==> flow/design.v <==
module clock_gen(CLK, RESET_N, CLK_FT, CLK_DC, CLK_EX, CLK_WB);
    input          CLK;
    input          RESET_N;
    output         CLK_FT;
    output         CLK_DC;
    output         CLK_EX;
    output         CLK_WB;
    reg            CLK_FT;
    reg            CLK_DC;
    reg            CLK_EX;
    reg            CLK_WB;
    reg [1:0]      COUNT;
    always@(posedge CLK) begin
        if(RESET_N == 1'b0) begin
            COUNT  <= 2'b00;
            CLK_FT <= 0;
            CLK_DC <= 0;
            CLK_EX <= 0;
            CLK_WB <= 0;
        end else begin
        COUNT <= COUNT + 2'b01;
        if(COUNT == 2'b00) begin
            CLK_FT <= 1;
            CLK_DC <= 0;
            CLK_EX <= 0;
            CLK_WB <= 0;
        end 
        else if(COUNT == 2'b01) begin
            CLK_FT <= 0;
            CLK_DC <= 1;
            CLK_EX <= 0;
            CLK_WB <= 0;
        end 
        else if(COUNT == 2'b10) begin
            CLK_FT <= 0;
            CLK_DC <= 0;
            CLK_EX <= 1;
            CLK_WB <= 0;
        end 
        else if(COUNT == 2'b11) begin
            CLK_FT <= 0;
            CLK_DC <= 0;
            CLK_EX <= 0;
            CLK_WB <= 1;
        end
        end
    end
endmodule
module fetch(CLK, CLK_FT, PROM_DATA, PROM_OUT);
    input         CLK;
    input         CLK_FT;
    input [14:0]  PROM_DATA;
    output [14:0] PROM_OUT;
    reg [14:0]    PROM_OUT;
    always@(posedge CLK) begin
        if(CLK_FT)
            PROM_OUT <= PROM_DATA;
    end
endmodule  
module decode(CLK, CLK_DC, PROM_OUT, OP_CODE, OP_DATA);
    input        CLK;
    input        CLK_DC;
    input [14:0] PROM_OUT;
    output [3:0] OP_CODE;
    output [7:0] OP_DATA;
    reg [3:0]    OP_CODE;
    reg [7:0]    OP_DATA;
    always@(posedge CLK) begin
        if(CLK_DC) begin
        OP_CODE <= PROM_OUT[14:11];
        OP_DATA <= PROM_OUT[7:0];
        end
    end
endmodule  
module reg_dc(CLK, CLK_DC, N_REG_IN, REG_0, REG_1, REG_2, REG_3, REG_4, REG_5,
              REG_6, REG_7, N_REG_OUT, REG_OUT);
    input         CLK;
    input         CLK_DC;
    input [2:0]   N_REG_IN;
    input [15:0]  REG_0;
    input [15:0]  REG_1;
    input [15:0]  REG_2;
    input [15:0]  REG_3;
    input [15:0]  REG_4;
    input [15:0]  REG_5;
    input [15:0]  REG_6;
    input [15:0]  REG_7;
    output [2:0]  N_REG_OUT;
    output [15:0] REG_OUT;
    reg [2:0]     N_REG_OUT;
    reg [15:0]    REG_OUT;
    always@(posedge CLK) if(CLK_DC) begin
        N_REG_OUT <= N_REG_IN;
        case(N_REG_IN)
            3'b000: REG_OUT <= REG_0;
            3'b001: REG_OUT <= REG_1;
            3'b010: REG_OUT <= REG_2;
            3'b011: REG_OUT <= REG_3;
            3'b100: REG_OUT <= REG_4;
            3'b101: REG_OUT <= REG_5;
            3'b110: REG_OUT <= REG_6;
            3'b111: REG_OUT <= REG_7;
        endcase  
    end
endmodule  
module ram_dc(CLK, CLK_DC, RAM_AD_IN, RAM_0, RAM_1, RAM_2, RAM_3, RAM_4, RAM_5,
              RAM_6, RAM_7, IO65_IN, RAM_AD_OUT, RAM_OUT);
    input         CLK;
    input         CLK_DC;
    input [7:0]   RAM_AD_IN;
    input [15:0]  RAM_0;
    input [15:0]  RAM_1;
    input [15:0]  RAM_2;
    input [15:0]  RAM_3;
    input [15:0]  RAM_4;
    input [15:0]  RAM_5;
    input [15:0]  RAM_6;
    input [15:0]  RAM_7;
    input [15:0]  IO65_IN;
    output [7:0]  RAM_AD_OUT;
    output [15:0] RAM_OUT;
    reg [7:0]     RAM_AD_OUT;
    reg [15:0]    RAM_OUT;
    always@(posedge CLK) if(CLK_DC) begin
        RAM_AD_OUT <= RAM_AD_IN;
        case(RAM_AD_IN)
            8'h00: RAM_OUT <= RAM_0;
            8'h01: RAM_OUT <= RAM_1;
            8'h02: RAM_OUT <= RAM_2;
            8'h03: RAM_OUT <= RAM_3;
            8'h04: RAM_OUT <= RAM_4;
            8'h05: RAM_OUT <= RAM_5;
            8'h06: RAM_OUT <= RAM_6;
            8'h07: RAM_OUT <= RAM_7;
            8'h40: RAM_OUT <= IO65_IN;
            default: RAM_OUT <= 16'hFFFF;
        endcase
    end
endmodule  
module exec(CLK, CLK_EX, RESET_N, OP_CODE, REG_A, REG_B, OP_DATA, RAM_OUT, P_COUNT,
            REG_IN, RAM_IN, REG_WEN, RAM_WEN, HALT);
    input         CLK;
    input         CLK_EX;
    input         RESET_N;
    input [3:0]   OP_CODE;
    input [15:0]  REG_A;
    input [15:0]  REG_B;
    input [7:0]   OP_DATA;
    input [15:0]  RAM_OUT;
    output [7:0]  P_COUNT;
    output [15:0] REG_IN;
    output [15:0] RAM_IN;
    output        REG_WEN;
    output        RAM_WEN;
    output        HALT;
    reg [7:0]     P_COUNT;
    reg [15:0]    REG_IN;
    reg [15:0]    RAM_IN;
    reg           REG_WEN;
    reg           RAM_WEN;
    reg           CMP_FLAG;
    reg           HALT;
    always@(posedge CLK) begin
        if(RESET_N == 1'b0) begin
            P_COUNT <= 0;
            CMP_FLAG <= 0;
            REG_WEN <= 0;
            RAM_WEN <= 0;
            HALT <= 0;
        end else if(CLK_EX) begin
            case(OP_CODE)
                4'h0: begin      
                    REG_IN  <= REG_B;
                    REG_WEN <= 1;
                    RAM_WEN <= 0;
                    P_COUNT <= P_COUNT + 8'h01;
                end
                4'h1: begin      
                    REG_IN  <= REG_A + REG_B;
                    REG_WEN <= 1;
                    RAM_WEN <= 0;
                    P_COUNT <= P_COUNT + 8'h01;
                end
                4'h2: begin      
                    REG_IN  <= REG_A - REG_B;
                    REG_WEN <= 1;
                    RAM_WEN <= 0;
                    P_COUNT <= P_COUNT + 8'h01;
                end
                4'h3: begin      
                    REG_IN  <= REG_A & REG_B;
                    REG_WEN <= 1;
                    RAM_WEN <= 0;
                    P_COUNT <= P_COUNT + 8'h01;
                end
                4'h4: begin      
                    REG_IN  <= REG_A | REG_B;
                    REG_WEN <= 1;
                    RAM_WEN <= 0;
                    P_COUNT <= P_COUNT + 8'h01;
                end
                4'h5: begin      
                    REG_IN  <= (REG_A << 1);
                    REG_WEN <= 1;
                    RAM_WEN <= 0;
                    P_COUNT <= P_COUNT + 8'h01;
                end
                4'h6: begin      
                    REG_IN  <= (REG_A >> 1);
                    REG_WEN <= 1;
                    RAM_WEN <= 0;
                    P_COUNT <= P_COUNT + 8'h01;
                end
                4'h7: begin      
                    REG_IN  <= ((REG_A >> 1) | REG_A & 16'h8000);
                    REG_WEN <= 1;
                    RAM_WEN <= 0;
                    P_COUNT <= P_COUNT + 8'h01;
                end 
                4'h8: begin      
                    REG_IN  <= {REG_A[15:8], OP_DATA};
                    REG_WEN <= 1;
                    RAM_WEN <= 0;
                    P_COUNT <= P_COUNT + 8'h01;
                end
                4'h9: begin      
                    REG_IN  <= {OP_DATA, REG_A[7:0]};
                    REG_WEN <= 1;
                    RAM_WEN <= 0;
                    P_COUNT <= P_COUNT + 8'h01;
                end
                4'hA: begin      
                    CMP_FLAG <= REG_A == REG_B ? 1'b1 : 1'b0;
                    REG_WEN  <= 0;
                    RAM_WEN  <= 0;
                    P_COUNT <= P_COUNT + 8'h01;
                end
                4'hB: begin      
                    REG_WEN <= 0;
                    RAM_WEN <= 0;
                    P_COUNT <= CMP_FLAG ? OP_DATA : P_COUNT + 8'h01;
                end
                4'hC: begin      
                    REG_WEN <= 0;
                    RAM_WEN <= 0;
                    P_COUNT <= OP_DATA;
                end
                4'hD: begin      
                    REG_IN  <= RAM_OUT;
                    REG_WEN <= 1;
                    RAM_WEN <= 0;
                    P_COUNT <= P_COUNT + 8'h01;
                end
                4'hE: begin      
                    RAM_IN  <= REG_A;
                    REG_WEN <= 0;
                    RAM_WEN <= 1;
                    P_COUNT <= P_COUNT + 8'h01;
                end
                4'hF: begin      
                    REG_WEN <= 0;
                    RAM_WEN <= 0;
                    HALT <= 1;
                end
            endcase  
        end  
    end  
endmodule  
module reg_wb(CLK, CLK_WB, RESET_N, N_REG, REG_IN, REG_WEN, REG_0, REG_1, REG_2,
              REG_3, REG_4, REG_5, REG_6, REG_7);
    input         CLK;
    input         CLK_WB;
    input         RESET_N;
    input [2:0]   N_REG;
    input [15:0]  REG_IN;
    input         REG_WEN;
    output [15:0] REG_0;
    output [15:0] REG_1;
    output [15:0] REG_2;
    output [15:0] REG_3;
    output [15:0] REG_4;
    output [15:0] REG_5;
    output [15:0] REG_6;
    output [15:0] REG_7;
    reg [15:0]    REG_0;
    reg [15:0]    REG_1;
    reg [15:0]    REG_2;
    reg [15:0]    REG_3;
    reg [15:0]    REG_4;
    reg [15:0]    REG_5;
    reg [15:0]    REG_6;
    reg [15:0]    REG_7;
    always@(posedge CLK) begin
        if(RESET_N == 1'b0) begin
            REG_0 <= 0;
            REG_1 <= 0;
            REG_2 <= 0;
            REG_3 <= 0;
            REG_4 <= 0;
            REG_5 <= 0;
            REG_6 <= 0;
            REG_7 <= 0;
        end else if(CLK_WB) begin
            if(REG_WEN) begin
                case(N_REG)
                    3'h0: REG_0 <= REG_IN;
                    3'h1: REG_1 <= REG_IN;
                    3'h2: REG_2 <= REG_IN;
                    3'h3: REG_3 <= REG_IN;
                    3'h4: REG_4 <= REG_IN;
                    3'h5: REG_5 <= REG_IN;
                    3'h6: REG_6 <= REG_IN;
                    3'h7: REG_7 <= REG_IN;
                endcase  
            end  
        end  
    end  
endmodule  
module ram_wb(CLK, CLK_WB, RESET_N, RAM_ADDR, RAM_IN, RAM_WEN, RAM_0, RAM_1, RAM_2, RAM_3,
              RAM_4, RAM_5, RAM_6, RAM_7, IO64_OUT);
    input         CLK;
    input         CLK_WB;
    input         RESET_N;
    input [7:0]   RAM_ADDR;
    input [15:0]  RAM_IN;
    input         RAM_WEN;
    output [15:0] RAM_0;
    output [15:0] RAM_1;
    output [15:0] RAM_2;
    output [15:0] RAM_3;
    output [15:0] RAM_4;
    output [15:0] RAM_5;
    output [15:0] RAM_6;
    output [15:0] RAM_7;
    output [15:0] IO64_OUT;
    reg [15:0]    RAM_0;
    reg [15:0]    RAM_1;
    reg [15:0]    RAM_2;
    reg [15:0]    RAM_3;
    reg [15:0]    RAM_4;
    reg [15:0]    RAM_5;
    reg [15:0]    RAM_6;
    reg [15:0]    RAM_7;
    reg [15:0]    IO64_OUT;
    always@(posedge CLK) begin
        if(RESET_N == 1'b0) begin
            RAM_0 <= 0;
            RAM_1 <= 0;
            RAM_2 <= 0;
            RAM_3 <= 0;
            RAM_4 <= 0;
            RAM_5 <= 0;
            RAM_6 <= 0;
            RAM_7 <= 0;
            IO64_OUT <= 0;
        end else if(CLK_WB && RAM_WEN) begin
            case(RAM_ADDR)
                8'h0: RAM_0 <= RAM_IN;
                8'h1: RAM_1 <= RAM_IN;
                8'h2: RAM_2 <= RAM_IN;
                8'h3: RAM_3 <= RAM_IN;
                8'h4: RAM_4 <= RAM_IN;
                8'h5: RAM_5 <= RAM_IN;
                8'h6: RAM_6 <= RAM_IN;
                8'h7: RAM_7 <= RAM_IN;
                8'h40: IO64_OUT <= RAM_IN;
            endcase  
        end  
    end  
endmodule  
module cpu15(CLK, RESET_N, IO65_IN, IO64_OUT, PROM_ADDR, PROM_DATA, HALT);
    input         CLK;
    input         RESET_N;
    input [15:0]  IO65_IN;
    output [15:0] IO64_OUT;
    output [7:0]  PROM_ADDR;
    input [14:0]  PROM_DATA;
    output        HALT;
    wire          CLK_FT;
    wire          CLK_DC;
    wire          CLK_EX;
    wire          CLK_WB;
    wire [7:0]    P_COUNT;
    wire [14:0]   PROM_OUT;
    wire [3:0]    OP_CODE;
    wire [7:0]    OP_DATA;
    wire [15:0]   REG_0;
    wire [15:0]   REG_1;
    wire [15:0]   REG_2;
    wire [15:0]   REG_3;
    wire [15:0]   REG_4;
    wire [15:0]   REG_5;
    wire [15:0]   REG_6;
    wire [15:0]   REG_7;
    wire [2:0]    N_REG_A;
    wire [2:0]    N_REG_B;
    wire [15:0]   REG_A;
    wire [15:0]   REG_B;
    wire [15:0]   RAM_0;
    wire [15:0]   RAM_1;
    wire [15:0]   RAM_2;
    wire [15:0]   RAM_3;
    wire [15:0]   RAM_4;
    wire [15:0]   RAM_5;
    wire [15:0]   RAM_6;
    wire [15:0]   RAM_7;
    wire [7:0]    RAM_ADDR;
    wire [15:0]   RAM_OUT;
    wire [15:0]   REG_IN;
    wire [15:0]   RAM_IN;
    wire          REG_WEN;
    wire          RAM_WEN;
    clock_gen C1(CLK, RESET_N, CLK_FT, CLK_DC, CLK_EX, CLK_WB);
    assign PROM_ADDR = P_COUNT;
    fetch C2(CLK, CLK_FT, PROM_DATA, PROM_OUT);
    decode C3(CLK, CLK_DC, PROM_OUT, OP_CODE, OP_DATA);
    reg_dc C4(CLK, CLK_DC, PROM_OUT[10:8], REG_0, REG_1, REG_2, REG_3, REG_4, REG_5,
              REG_6, REG_7, N_REG_A, REG_A);
    reg_dc C5(CLK, CLK_DC, PROM_OUT[7:5], REG_0, REG_1, REG_2, REG_3, REG_4, REG_5,
              REG_6, REG_7, N_REG_B, REG_B);
    ram_dc C6(CLK, CLK_DC, PROM_OUT[7:0], RAM_0, RAM_1, RAM_2, RAM_3, RAM_4, RAM_5,
              RAM_6, RAM_7, IO65_IN, RAM_ADDR, RAM_OUT);
    exec C7(CLK, CLK_EX, RESET_N, OP_CODE, REG_A, REG_B, OP_DATA, RAM_OUT, P_COUNT,
            REG_IN, RAM_IN, REG_WEN, RAM_WEN, HALT);
    reg_wb C8(CLK, CLK_WB, RESET_N, N_REG_A, REG_IN, REG_WEN, REG_0, REG_1, REG_2,
              REG_3, REG_4, REG_5, REG_6, REG_7);
    ram_wb C9(CLK, CLK_WB, RESET_N, RAM_ADDR, RAM_IN, RAM_WEN, RAM_0, RAM_1, RAM_2, RAM_3,
              RAM_4, RAM_5, RAM_6, RAM_7, IO64_OUT);
endmodule  
Ticket comment

Step by step through the tools: cpu15
Module cpu15 before and after one edit of its RTL, step after step.
"unedited" refers to lines of the RTL above, "edited" to lines of the edited file.
"difference": "edited" minus "unedited" as printed here. "relative change": 100 x difference / "unedited".
Library cell names are shortened.
Not given: -
- design top: cpu15
- clock port: CLK
- cell library: sky130hd
- timing corner: tt_025C_1v80

The edit
The edit as a unified diff against the file above.
The edited RTL no longer does the same as the RTL above: the edit was made by script, with no optimisation intended.
begin of diff
@@ -112,5 +112,5 @@
     input [15:0]  RAM_1;
     input [15:0]  RAM_2;
-    input [15:0]  RAM_3;
+    input [14:0]  RAM_3;
     input [15:0]  RAM_4;
     input [15:0]  RAM_5;
end of diff

After elaboration
Yosys after proc, flatten, opt, wreduce and memory -nomap, before mapping. Memory bits, and registers merged into a memory's read port (data or address), are not among the register bits. Print and check cells are not counted.
- word-level totals (item ; unedited ; edited ; difference ; relative change (%)):
    input bits ; 33 ; 33 ; 0 ; 0.00
    output and inout bits ; 25 ; 25 ; 0 ; 0.00
    bits in registers ; 400 ; 399 ; -1 ; -0.25
    cells after elaboration ; 157 ; 157 ; 0 ; 0.00
- cells by class (item ; unedited ; edited ; difference ; relative change (%)):
    reductions and logical operators ; 42 ; 42 ; 0 ; 0.00
    $add $sub $neg ; 4 ; 4 ; 0 ; 0.00
    bitwise logic cells ; 4 ; 4 ; 0 ; 0.00
    equality and inequality tests ; 56 ; 56 ; 0 ; 0.00
    multiplexer cells ; 15 ; 15 ; 0 ; 0.00
Operator kinds equal on both sides are left out: 47.

Logic depth
Yosys ltp: most cells in a row. Word level: on the elaborated netlist, between registers, memories and ports. Mapped: between sequential cells and ports; inverters and the memories' decode and read muxes count.
- logic depth (item ; unedited ; edited ; difference ; relative change (%)):
    depth after elaboration ; 5 ; 5 ; 0 ; 0.00
    ABC_AREA ; 0 ; 0 ; - ; -
    depth in mapped cells ; 11 ; 11 ; 0 ; 0.00
    mapped depth without buffers ; 11 ; 11 ; 0 ; 0.00

After synthesis
The flow's flattened synthesis, as Yosys stat reports it; memories are mapped. The netlist is that of the ABC_AREA named above (0 if unset); the other value can give another one.
- synthesis totals (item ; unedited ; edited ; difference ; relative change (%)):
    cell area after synthesis (sq um) ; 21122.8 ; 20405.8 ; -717.0 ; -3.39
    standard cells after synthesis ; 2440 ; 2445 ; +5 ; +0.20
    flip-flop cells ; 400 ; 399 ; -1 ; -0.25
- cells by type (cell type ; unedited ; edited ; difference ; relative change (%)):
    a21oi_1 ; 96 ; 377 ; +281 ; +292.71
    a21boi_0 ; 261 ; 1 ; -260 ; -99.62
    nand2_1 ; 632 ; 533 ; -99 ; -15.66
    nand3_1 ; 27 ; 109 ; +82 ; +303.70
    nor2_1 ; 130 ; 160 ; +30 ; +23.08
    clkbuf_1 ; 151 ; 169 ; +18 ; +11.92
    a21boi_1 ; 16 ; 0 ; -16 ; -100.00
    nor2b_1 ; 18 ; 27 ; +9 ; +50.00
    o22ai_1 ; 16 ; 25 ; +9 ; +56.25
    mux2i_1 ; 63 ; 71 ; +8 ; +12.70
    a221oi_1 ; 39 ; 31 ; -8 ; -20.51
    o21ai_0 ; 92 ; 85 ; -7 ; -7.61
    a31oi_1 ; 17 ; 10 ; -7 ; -41.18
    o221ai_1 ; 8 ; 1 ; -7 ; -87.50
    buf_1 ; 20 ; 14 ; -6 ; -30.00
    mux4_2 ; 35 ; 30 ; -5 ; -14.29
    and2_1 ; 12 ; 7 ; -5 ; -41.67
    o31ai_1 ; 6 ; 1 ; -5 ; -83.33
Cell types equal on both sides are left out: 15.
The list need not be complete.
By module: a second synthesis without flattening, with its own total; a netlist apart from the flattened one above.
- second synthesis, totals (item ; unedited ; edited ; difference ; relative change (%)):
    cells (unflattened synthesis) ; 2122 ; 2141 ; +19 ; +0.90
    area (unflattened synthesis) (sq um) ; 21498.1 ; 21592.0 ; +93.9 ; +0.44
Each row is one instance without its submodules.
- by module, unedited (module ; instances ; area (sq um) ; cells ; sequential area (sq um)):
    ram_wb ; 1 ; 5232.5 ; 498 ; 2882.8
    exec ; 1 ; 5143.7 ; 642 ; 1201.2
    reg_wb ; 1 ; 4631.9 ; 439 ; 2562.5
    reg_dc ; 2 ; 1706.6 ; 156 ; 570.5
    ram_dc ; 1 ; 1989.4 ; 179 ; 720.7
    fetch ; 1 ; 450.4 ; 15 ; 450.4
    decode ; 1 ; 360.3 ; 12 ; 360.3
    clock_gen ; 1 ; 276.5 ; 25 ; 120.1
    cpu15 ; 1 ; 0.0 ; 0 ; 0.0
- by module, edited (module ; instances ; area (sq um) ; cells ; sequential area (sq um)):
    ram_wb ; 1 ; 5232.5 ; 498 ; 2882.8
    exec ; 1 ; 5143.7 ; 642 ; 1201.2
    reg_wb ; 1 ; 4631.9 ; 439 ; 2562.5
    reg_dc ; 2 ; 1706.6 ; 156 ; 570.5
    ram_dc ; 1 ; 2083.2 ; 198 ; 720.7
    fetch ; 1 ; 450.4 ; 15 ; 450.4
    decode ; 1 ; 360.3 ; 12 ; 360.3
    clock_gen ; 1 ; 276.5 ; 25 ; 120.1
    cpu15 ; 1 ; 0.0 ; 0 ; 0.0

Timing after synthesis
Path of least setup slack by OpenSTA after synthesis, without wires, with an ideal clock, recovery checks aside; 20% of the period is set as input and as output delay. Where synthesis merged equal registers, the netlist keeps one of their names.
- path after synthesis (item ; unedited ; edited ; difference ; relative change (%)):
    path kind ; input -> register ; input -> register ; - ; -
    start point ; input port RESET_N ; input port RESET_N ; - ; -
    end point ; register C7.RAM_IN[0] ; register C7.RAM_IN[0] ; - ; -
    input delay (ns) ; 2.000 ; 2.000 ; 0.000 ; 0.00
    required time (ns) ; 9.591 ; 9.570 ; -0.021 ; -0.22
    time at the first pin (ns) ; 2.000 ; 2.000 ; 0.000 ; 0.00
    delay of the path (ns) ; 1.852 ; 2.395 ; +0.543 ; +29.32
    setup time (ns) ; 0.409 ; 0.430 ; +0.021 ; -
    period (ns) ; 10.0 ; 10.0 ; 0.0 ; 0.00
    buffers on the path ; 1 ; 1 ; 0 ; 0.00
    data arrival time (ns) ; 3.443 ; 3.965 ; +0.522 ; +15.16
    slack (ns) ; 6.148 ; 5.605 ; -0.543 ; -
    stages on the path ; 3 ; 3 ; 0 ; 0.00
    synthesis period reached (ns) ; 3.852 ; 4.395 ; +0.543 ; +14.10
"delay of the path" is the arrival time less input delay plus setup time.
"stages on the path": output pins that drive a net of the path, with the launching flip-flop's if there is one; two outputs of one cell count as two.
"synthesis period reached" is the clock period less the worst setup slack; recovery checks do not enter. This is arithmetic on one report: input and output delays are still those of the set period (20% each).
Between the ends stands the longest chain of elaborated cells between them, by number of cells; it is not shown to be the way that was timed. Of several equally long chains one is given.
A line is the first line of the expression or statement that the cell stems from. Yosys adds cells for indexed reads and writes and turns some case tables into memories.
Between the ends, after synthesis, unedited:
- cells stage by stage: clkbuf_1 > nand3_1 > nor3_1
- cells in the longest elaborated chain at 1
- noted elaborated cells between the ends (all ways): 1
- noted source lines of those cells: 0
- RTL lines, path after synthesis, unedited (item ; RTL line ; text):
    start, declared ; 373 ; input         RESET_N;
    3-bit AND reduction ; - ;
    end, assigned ; 255 ; RAM_IN  <= REG_A;
    end, declared ; 152 ; output [15:0] RAM_IN;
Between the ends, after synthesis, edited:
- cells stage by stage: clkinv_1 > clkbuf_1 > nor4_1
- cells in the longest elaborated chain at 1
- noted elaborated cells between the ends (all ways): 1
- noted source lines of those cells: 0
- RTL lines, path after synthesis, edited (item ; RTL line ; text):
    start, declared ; 373 ; input         RESET_N;
    3-bit AND reduction ; - ;
    end, assigned ; 255 ; RAM_IN  <= REG_A;
    end, declared ; 152 ; output [15:0] RAM_IN;

Timing after layout
From the final timing report of each run of set A: the path of least setup slack in the routed layout; clock arrival at registers is part of the times.
- path post-layout (item ; unedited ; edited ; difference ; relative change (%)):
    path kind ; register -> register ; register -> register ; - ; -
    start point ; register C4.REG_OUT[4] ; register C4.REG_OUT[8] ; - ; -
    end point ; register C7.REG_IN[11] ; register C7.REG_IN[15] ; - ; -
    data arrival time (ns) ; 3.45 ; 3.53 ; +0.08 ; +2.32
    required time (ns) ; 3.96 ; 3.98 ; +0.02 ; +0.51
    stages on the path ; 10 ; 10 ; 0 ; 0.00
    setup time (ns) ; 0.28 ; 0.25 ; -0.03 ; -
    period (ns) ; 3.64 ; 3.64 ; 0.00 ; 0.00
    time at the first pin (ns) ; 0.59 ; 0.60 ; +0.01 ; +1.69
    buffers on the path ; 0 ; 0 ; 0 ; -
    slack (ns) ; 0.50 ; 0.45 ; -0.05 ; -
Between the ends stands the longest chain of elaborated cells between them, by number of cells; it is not shown to be the way that was timed. Of several equally long chains one is given.
A register here has more assigning lines than the two given.
Between the ends, post-layout, unedited:
- cells stage by stage: edfxtp_1 > inv_1 > ha_1 > inv_1 > a21oi_1 > o221ai_2 > a22oi_1 > mux2_2 > a22oi_1 > a32oi_1
- cells in the longest elaborated chain at 2
- noted elaborated cells between the ends (all ways): 3
- noted source lines of those cells: 3
- RTL lines, path post-layout, unedited (item ; RTL line ; text):
    start, declared ; 89 ; output [15:0] REG_OUT;
    start, assigned ; 95 ; 3'b000: REG_OUT <= REG_0;
    start, assigned ; 96 ; 3'b001: REG_OUT <= REG_1;
    16-bit subtractor ; 185 ; REG_IN  <= REG_A - REG_B;
    16-bit case mux with 11-bit select ; 171 ; case(OP_CODE)
    end, assigned ; 179 ; REG_IN  <= REG_A + REG_B;
    end, assigned ; 185 ;
    end, declared ; 151 ; output [15:0] REG_IN;
Between the ends, post-layout, edited:
- cells stage by stage: edfxtp_1 > inv_1 > ha_1 > nand3_1 > or2_1 > o221ai_2 > a221oi_2 > and4b_1 > or4_1 > o32a_1
- cells in the longest elaborated chain at 2
- noted elaborated cells between the ends (all ways): 3
- noted source lines of those cells: 3
- RTL lines, path post-layout, edited (item ; RTL line ; text):
    start, declared ; 89 ; output [15:0] REG_OUT;
    start, assigned ; 95 ; 3'b000: REG_OUT <= REG_0;
    start, assigned ; 96 ; 3'b001: REG_OUT <= REG_1;
    16-bit subtractor ; 185 ; REG_IN  <= REG_A - REG_B;
    16-bit case mux with 11-bit select ; 171 ; case(OP_CODE)
    end, assigned ; 179 ; REG_IN  <= REG_A + REG_B;
    end, assigned ; 185 ;
    end, declared ; 151 ; output [15:0] REG_IN;

Layout results
Runs of the flow (Yosys, OpenROAD) on both versions; the two runs of a pair have the same settings. The constraints put input and output delay at 20% of the set period each and load the outputs with 0.01 pF.
Flow settings, set A:
- noted CORE_UTILIZATION: 40
- SLEW_MARGIN at 40
- noted period_ns: 3.64
- CAP_MARGIN at 20
- CORE_MARGIN at 2
- final reports, set A (item ; unedited ; edited ; difference ; relative change (%)):
    lowest setup slack (ns) ; 0.503 ; 0.451 ; -0.052 ; -
    final utilization (%) ; 45.8 ; 46.0 ; +0.2 ; -
    worst hold slack in the final report (ns) ; 0.427 ; 0.439 ; +0.012 ; -
    clock period achieved (ns) ; 3.137 ; 3.189 ; +0.052 ; +1.66
    area of the standard cells in the finished layout (sq um) ; 23959.2 ; 23143.4 ; -815.8 ; -3.40
    overall die area (sq um) ; 54660.1 ; 52837.9 ; -1822.2 ; -3.33
    cell area after synthesis (sq um) ; 21122.8 ; 20405.8 ; -717.0 ; -3.39
    total negative slack on setup checks (ns) ; 0.000 ; 0.000 ; 0.000 ; -
    overall power (µW) ; 10188 ; 9871 ; -317 ; -3.11
Flow settings, set B:
- CAP_MARGIN at 10
- noted CELL_PAD_IN_SITES_DETAIL_PLACEMENT: 2
- CORE_ASPECT_RATIO: 0.55
- noted CORE_UTILIZATION: 43
- noted CTS_CLUSTER_DIAMETER: 266
- noted GPL_ROUTABILITY_DRIVEN: 1
- GPL_TIMING_DRIVEN at 1
- noted HOLD_SLACK_MARGIN: 0.15
- PLACE_DENSITY_LB_ADDON at 0.15
- SETUP_SLACK_MARGIN at 0.01
- SLEW_MARGIN at 40
- TNS_END_PERCENT at 100
- noted period_ns: 4.01
- CORE_MARGIN at 2
- final reports, set B (item ; unedited ; edited ; difference ; relative change (%)):
    lowest setup slack (ns) ; 0.524 ; 0.190 ; -0.334 ; -
    final utilization (%) ; 48.6 ; 48.6 ; 0.0 ; -
    worst hold slack in the final report (ns) ; 0.453 ; 0.438 ; -0.015 ; -
    clock period achieved (ns) ; 3.486 ; 3.820 ; +0.334 ; +9.58
    area of the standard cells in the finished layout (sq um) ; 23670.2 ; 22840.7 ; -829.5 ; -3.50
    overall die area (sq um) ; 50991.7 ; 49292.3 ; -1699.4 ; -3.33
    cell area after synthesis (sq um) ; 21122.8 ; 20405.8 ; -717.0 ; -3.39
    total negative slack on setup checks (ns) ; 0.000 ; 0.000 ; 0.000 ; -
    overall power (µW) ; 9154 ; 8812 ; -342 ; -3.74
"clock period achieved" = clock period - worst setup slack. The figure is calculated, with input and output delays left at 20% of the set period.
"overall power": no workload was simulated; the value follows from the tool's default switching activity.
